==> flow/design.v <==
`timescale 1ns / 1ps
module decoder(
    input [1:0] in,
    output reg [3:0] out
    );
    always @(*) begin
        case(in)
            2'b00: out = 4'b1000;
            2'b01: out = 4'b0100;
            2'b10: out = 4'b0010;
            2'b11: out = 4'b0001;
        endcase
    end
endmodule
`timescale 1ns / 1ps
module ARITHMATIC_UNIT #(parameter width = 16)(
    input [width - 1:0] A,
    input [width - 1:0] B,
    input [1:0] ALU_FUN,
    input clk,rst,
    input Arith_Enable,
    output reg [width - 1:0] Arith_OUT,
    output reg Carry_OUT,
    output reg Arith_Flag
    );
    always@(posedge clk or negedge rst) begin
        if (!rst) begin
            Arith_OUT <= 0;
            Arith_Flag <= 0;
            Carry_OUT <= 0;        
        end
        else if (Arith_Enable) begin
            Arith_OUT <= 0;
            Carry_OUT <= 0;
            Arith_Flag <= 1;
            case (ALU_FUN)
                2'b00:
                begin
                    {Carry_OUT,Arith_OUT} <= A+B;
                end
                2'b01:
                begin
                    {Carry_OUT,Arith_OUT} <= A-B;
                end
                2'b10:
                begin
                    {Carry_OUT,Arith_OUT} <= A*B;
                end                
                2'b11:
                begin
                    {Carry_OUT,Arith_OUT} <= (B == 0) ? {1'b0, {width{1'b1}}} : A/B;
                end                
            endcase
        end
        else begin
            Arith_OUT <= 0;
            Arith_Flag <= 0;
            Carry_OUT <= 0;            
        end
    end
endmodule
`timescale 1ns / 1ps
module Logic_Unit #(parameter width = 16)(
    input [width - 1:0] A,
    input [width - 1:0] B,
    input [1:0] ALU_FUN,
    input clk,rst,
    input Logic_Enable,
    output reg [width - 1:0] Logic_OUT,
    output reg Logic_Flag
    );
 always@(posedge clk or negedge rst) begin
        if (!rst) begin
            Logic_OUT <= 0;
            Logic_Flag <= 0;
        end
        else if (Logic_Enable) begin
            Logic_OUT <= 0;
            Logic_Flag <= 1;
            case (ALU_FUN)
                2'b00:
                begin
                    Logic_OUT <= A&B;
                end
                2'b01:
                begin
                    Logic_OUT <= A|B;
                end
                2'b10:
                begin
                    Logic_OUT <= ~(A&B);
                end                
                2'b11:
                begin
                    Logic_OUT <= ~(A|B);
                end                
            endcase
        end
        else begin
            Logic_OUT <= 0;
            Logic_Flag <= 0;
        end
    end
endmodule
`timescale 1ns / 1ps
module CMP_Unit #(parameter width = 16)(
    input [width - 1:0] A,
    input [width - 1:0] B,
    input [1:0] ALU_FUN,
    input clk,rst,
    input CMP_Enable,
    output reg [width - 1:0] CMP_OUT,
    output reg CMP_Flag
    );
always@(posedge clk or negedge rst) begin
        if (!rst) begin
            CMP_OUT <= 0;
            CMP_Flag <= 0;
        end
        else if (CMP_Enable) begin
            CMP_OUT <= 0;
            CMP_Flag <= 1;
            case (ALU_FUN)
                2'b00:
                begin
                    CMP_OUT <= 0;
                end
                2'b01:
                begin
                    CMP_OUT <= (A==B);
                end
                2'b10:
                begin
                    CMP_OUT <= (A>B)? 2:0;
                end                
                2'b11:
                begin
                    CMP_OUT <= (A<B)? 3:0;
                end                
            endcase
        end
        else begin
            CMP_OUT <= 0;
            CMP_Flag <= 0;
        end
    end
endmodule
`timescale 1ns / 1ps
module Shift_Unit #(parameter width = 16)(
    input [width - 1:0] A,
    input [width - 1:0] B,
    input [1:0] ALU_FUN,
    input clk,rst,
    input Shift_Enable,
    output reg [width - 1:0] Shift_OUT,
    output reg Shift_Flag
    );
always@(posedge clk or negedge rst) begin
        if (!rst) begin
            Shift_OUT <= 0;
            Shift_Flag <= 0;
        end
        else if (Shift_Enable) begin
            Shift_OUT <= 0;
            Shift_Flag <= 1;
            case (ALU_FUN)
                2'b00:
                begin
                    Shift_OUT <= A>>1;
                end
                2'b01:
                begin
                    Shift_OUT <= A<<1;
                end
                2'b10:
                begin
                    Shift_OUT <= B>>1;
                end                
                2'b11:
                begin
                    Shift_OUT <= B<<1;
                end                
            endcase
        end
        else begin
            Shift_OUT <= 0;
            Shift_Flag <= 0;
        end
    end
endmodule
`timescale 1ns / 1ps
module ALU_TOP #(parameter width = 16)(
    input [width - 1:0] A,
    input [width - 1:0] B,
    input [3:0] ALU_FUN,
    input clk,rst,
    output  [width - 1:0] Arith_OUT,
    output  Carry_OUT,
    output  Arith_Flag,
    output  [width - 1:0] Logic_OUT,
    output  Logic_Flag,
    output  [width - 1:0] CMP_OUT,
    output  CMP_Flag,
    output  [width - 1:0] Shift_OUT,
    output  Shift_Flag
    );
wire [3:0] enables;
decoder d0 (ALU_FUN[3:2],enables);
ARITHMATIC_UNIT #(width) d1 (A,B,ALU_FUN[1:0],clk,rst,enables[3],Arith_OUT,Carry_OUT,Arith_Flag);
Logic_Unit #(width) d2 (A,B,ALU_FUN[1:0],clk,rst,enables[2],Logic_OUT,Logic_Flag);
CMP_Unit #(width) d3 (A,B,ALU_FUN[1:0],clk,rst,enables[1],CMP_OUT,CMP_Flag);
Shift_Unit #(width) d4 (A,B,ALU_FUN[1:0],clk,rst,enables[0],Shift_OUT,Shift_Flag);
endmodule
## Tool chain data of ALU_TOP

The steps from the RTL of ALU_TOP to its reports follow in flow order.
Line numbers count from 1 in the design file above.
Library cell names are shortened.
The mark -- stands for no value.

| inputs | value |
|---|---|
| top module | ALU_TOP |
| clock input | clk |
| cell library | sky130hd |
| corner | tt_025C_1v80 |

## Word level

Counts by Yosys on the flattened word-level netlist (proc, flatten, opt, wreduce; memories kept). Register bits leave out memories and registers merged into their read ports (data or address); mux counts leave out enables and synchronous resets folded into registers. Print and check cells are left out. Cells with the same type and inputs are merged into one.

| storage and ports | value |
|---|---|
| bits in registers | 69 |
| output and inout bits | 69 |

| operators by class | value |
|---|---|
| bitwise operators | 4 |
| equal/unequal tests | 7 |
| magnitude comparators | 2 |
| div/mod/pow operators | 1 |
| add/sub/neg operators | 2 |
| reductions and logical operators | 3 |
| $mul | 1 |
| multiplexer cells | 18 |

Operators with widths:

| cell | count |
|---|---|
| 16-bit by 16-bit divider with 17-bit output | 1 |
| 16-bit by 16-bit multiplier with 17-bit output | 1 |
| 16-bit case mux with 4-bit select | 4 |
| 16-bit 2-to-1 mux | 4 |
| 16-bit NOT | 2 |
| 16-bit by 16-bit adder with 17-bit output | 1 |
| 16-bit by 16-bit subtractor with 17-bit output | 1 |
| 17-bit 2-to-1 mux | 1 |
| 16-bit greater-than comparator | 1 |
| 16-bit < comparator | 1 |
| 16-bit equality test | 1 |
| 16-bit AND | 1 |
| 16-bit bitwise OR | 1 |
| 16-bit zero test | 1 |
| 4-bit case mux with 4-bit select | 1 |
| 2-bit equality test with constant B | 4 |
| 1-bit 2-to-1 mux | 5 |
| 2-bit by 1-bit equality test with 1-bit output with constant B | 2 |
| 2-bit zero test | 2 |
| 1-bit case mux with 4-bit select | 1 |
| 2-bit 2-to-1 mux | 2 |

## Depth

Longest topological path by Yosys (ltp), each cell counted once; first at word level (registers and memories cut), then after technology mapping (sequential cells cut; the memories' decode and read muxes count).

| depth | value |
|---|---|
| word-level depth | 4 |
| ABC_AREA | 1 |
| mapped depth | 232 |

## Mapped cells and area

The flow's flattened synthesis, as Yosys stat reports it; memories are mapped. The netlist is that of the ABC_AREA named above (0 if unset); the other value can give another one.
Totals and module areas in this step are rounded.

Cell types:

| cell | count | total area (sq um) |
|---|---|---|
| ha_1 | 251 | 3.14E+03 |
| nand2_1 | 544 | 2.04E+03 |
| fa_1 | 96 | 1.92E+03 |
| inv_1 | 424 | 1.59E+03 |
| dfrtp_1 | 55 | 1376.32 |
| a21oi_1 | 158 | 790.758 |
| o21ai_0 | 134 | 670.643 |
| xor2_1 | 57 | 499.229 |
| xnor2_1 | 56 | 490.47 |
| nand3_1 | 75 | 375.36 |
| nor2_1 | 89 | 334.07 |
| o21ai_2 | 34 | 297.786 |
| clkbuf_1 | 66 | 247.738 |
| nand2_2 | 39 | 243.984 |
| or2_2 | 27 | 168.912 |
| nand3_2 | 16 | 160.154 |
| buf_4 | 18 | 135.13 |
| nor3_1 | 26 | 130.125 |

Not listed: further types 47, cells in them 221.

| synthesis totals | value |
|---|---|
| mapped area | 16300 sq um |
| flip-flop cells | 55 |
| mapped cells | 2386 |

## Worst setup path after synthesis

Path of least setup slack by OpenSTA after synthesis, without wires, with an ideal clock, recovery checks aside; 20% of the period is set as input and as output delay. Where synthesis merged equal registers, the netlist keeps one of their names.

| path after synthesis | value |
|---|---|
| path type | input port to flip-flop |
| start point | input B[1] |
| end point | register d1.Arith_OUT[0] |
| arrival time | 30448 ps |
| path buffers | 7 |
| path delay | 23973 ps |
| period | 33000 ps |
| launch time at the first pin | 6600 ps |
| path slack | 2427 ps |
| stages | 214 |
| external input delay | 6600 ps |
| synthesis period reached | 30573 ps |

"path delay" = arrival - input delay + setup time.
"stages" counts driving pins, that of a launching flip-flop among them; a cell with two outputs on the path counts twice.
"synthesis period reached" is the clock period less the worst setup slack; recovery checks do not enter. This is arithmetic on one report: input and output delays are still those of the set period (20% each).
Between the ends stands the longest chain of elaborated cells between them, by number of cells; it is not shown to be the way that was timed. Of several equally long chains one is given.
Each line given opens the expression or statement behind the cell; cells for indexed reads and writes are added by Yosys, which also makes memories of some case tables.
At most two assigning lines are given for a register; there are more.

| on the way, after synthesis | value |
|---|---|
| path through | clkbuf_1 inv_1 ha_1 o21ai_0 a21oi_1 nand2_1 nor2_1 a21oi_1 inv_1 ha_1 inv_1 nor3_1 o2111ai_1 nand2_1 inv_1 o21ai_2 inv_1 ha_1 [178 not listed] inv_1 buf_2 nand2_1 o21ai_0 ha_1 a21oi_1 o21ai_0 a21oi_1 o21bai_1 a21o_1 a21oi_1 o21ai_0 a21oi_1 o21ai_0 a221oi_1 nand2_1 nand2_1 a21oi_1 |
| length of the longest elaborated chain | 4 |
| elaborated cells between the ends (all ways) | 5 |
| those cells by class | div (1); mux (3); reduce/logical (1) |

Ends and longest elaborated chain, after synthesis:

| element | RTL line | RTL |
|---|---|---|
| from (decl) | 194 | `input [width - 1:0] B,` |
| 16-bit by 16-bit divider with 17-bit output | 51 | `{Carry_OUT,Arith_OUT} <= (B == 0) ? {1'b0, {width{1'b1}}} : A/B;` |
| 17-bit 2-to-1 mux | 51 |  |
| 16-bit case mux with 4-bit select | 36 | `case (ALU_FUN)` |
| 16-bit 2-to-1 mux | 32 | `else if (Arith_Enable) begin` |
| to (assign) | 28 | `Arith_OUT <= 0;` |
| to (assign) | 33 | `Arith_OUT <= 0;` |
| to (decl) | 22 | `output reg [width - 1:0] Arith_OUT,` |

## Timing after layout

From the final timing report of flow run B: the path of least setup slack in the routed layout; clock arrival at registers is part of the times.
The path's times are printed in steps of 10 ps; the period is the one set.

| path post-layout | value |
|---|---|
| path type | input port to flip-flop |
| start point | input B[15] |
| end point | register d1.Arith_OUT[0] |
| arrival time | 37690 ps |
| path buffers | 7 |
| stages | 224 |
| launch time at the first pin | 8120 ps |
| period | 40600 ps |
| path slack | 3110 ps |
| external input delay | 8120 ps |

Between the ends stands the longest chain of elaborated cells between them, by number of cells; it is not shown to be the way that was timed. Of several equally long chains one is given.
At most two assigning lines are given for a register; there are more.

| on the way, post-layout | value |
|---|---|
| path through | clkdlybuf4s50_1 inv_2 nand2_4 nor2_8 nand2_4 nor2_8 nand2_1 a21oi_1 inv_1 ha_1 inv_1 nor3_1 o2111ai_1 nand2_1 inv_1 o21ai_2 inv_1 ha_1 [188 not listed] nand2_4 clkinvlp_4 clkbuf_4 o21ai_0 ha_1 a21oi_1 o21ai_0 a21oi_1 o21bai_1 a21o_1 a21oi_1 o21ai_0 a21oi_1 o21ai_0 a221oi_1 nand2_1 nand2_1 a21oi_1 |
| length of the longest elaborated chain | 4 |
| elaborated cells between the ends (all ways) | 5 |
| those cells by class | div (1); mux (3); reduce/logical (1) |

Ends and longest elaborated chain, post-layout:

| element | RTL line | RTL |
|---|---|---|
| from (decl) | 194 | `input [width - 1:0] B,` |
| 16-bit by 16-bit divider with 17-bit output | 51 | `{Carry_OUT,Arith_OUT} <= (B == 0) ? {1'b0, {width{1'b1}}} : A/B;` |
| 17-bit 2-to-1 mux | 51 |  |
| 16-bit case mux with 4-bit select | 36 | `case (ALU_FUN)` |
| 16-bit 2-to-1 mux | 32 | `else if (Arith_Enable) begin` |
| to (assign) | 28 | `Arith_OUT <= 0;` |
| to (assign) | 33 | `Arith_OUT <= 0;` |
| to (decl) | 22 | `output reg [width - 1:0] Arith_OUT,` |

Appendix: measured runs

ALU_TOP through Yosys and OpenROAD on sky130hd: 3 stored runs, unordered, with their settings and measured results. The constraints put input and output delay at 20% of the set period each and load the outputs with 0.01 pF.
By "worst path time" is meant the share of the clock period that the worst setup path is allowed (20% is reserved at inputs, 20% at outputs), minus its slack. Clock arrival times at its registers enter into it.
"overall power" rests on the timing tool's default activity at the inputs, not on a simulated workload.
"worst path time" is given in steps of 10 ps.
Values from the reports are rounded here.
Among the settings, -- means not set for that run.
Results: -- = not shown.

| setting or result | flow run A | flow run B | flow run C |
|---|---|---|---|
| CAP_MARGIN | 25 | 10 | 25 |
| CELL_PAD_IN_SITES_DETAIL_PLACEMENT | 1 | 1 | 1 |
| CELL_PAD_IN_SITES_GLOBAL_PLACEMENT | 0 | 0 | 0 |
| CORE_UTILIZATION | 55 | 21 | 55 |
| CTS_CLUSTER_DIAMETER | 344 | 344 | 313 |
| GPL_ROUTABILITY_DRIVEN | 0 | 1 | -- |
| GPL_TIMING_DRIVEN | 0 | 0 | -- |
| MIN_ROUTING_LAYER | met2 | met1 | met2 |
| PLACE_DENSITY_LB_ADDON | 0.14 | 0.14 | 0.14 |
| SETUP_SLACK_MARGIN | -2.0 | -- | -- |
| SLEW_MARGIN | 10 | 10 | 20 |
| TNS_END_PERCENT | 80 | 80 | 30 |
| period_ns | 57.9 | 40.6 | 57.9 |
| CORE_MARGIN | 2 | 3 | 2 |
| ABC_AREA | -- | 1 | -- |
| CTS_CLUSTER_SIZE | -- | 84 | -- |
| HOLD_SLACK_MARGIN | -- | 0.14 | -- |
| MAX_ROUTING_LAYER | -- | met4 | -- |
| standard-cell area after routing (sq um) | -- | 18900 | -- |
| setup slack of the worst path (ps) | -- | 3110 | -- |
| worst path time (ps) | -- | 29370 | -- |
| worst setup path kind | -- | input port to flip-flop | -- |
| die outline area (sq um) | -- | 80800 | -- |
| overall power (mW) | -- | 0.622 | -- |
| final design utilization | -- | 0.248 | -- |
| final setup TNS (ps) | -- | 0 | -- |
| mapped cell area after synthesis (sq um) | -- | 16300 | -- |

Flow run A: no final report: routing broke off with GRT-0116
Flow run C: no final report: routing broke off with GRT-0116
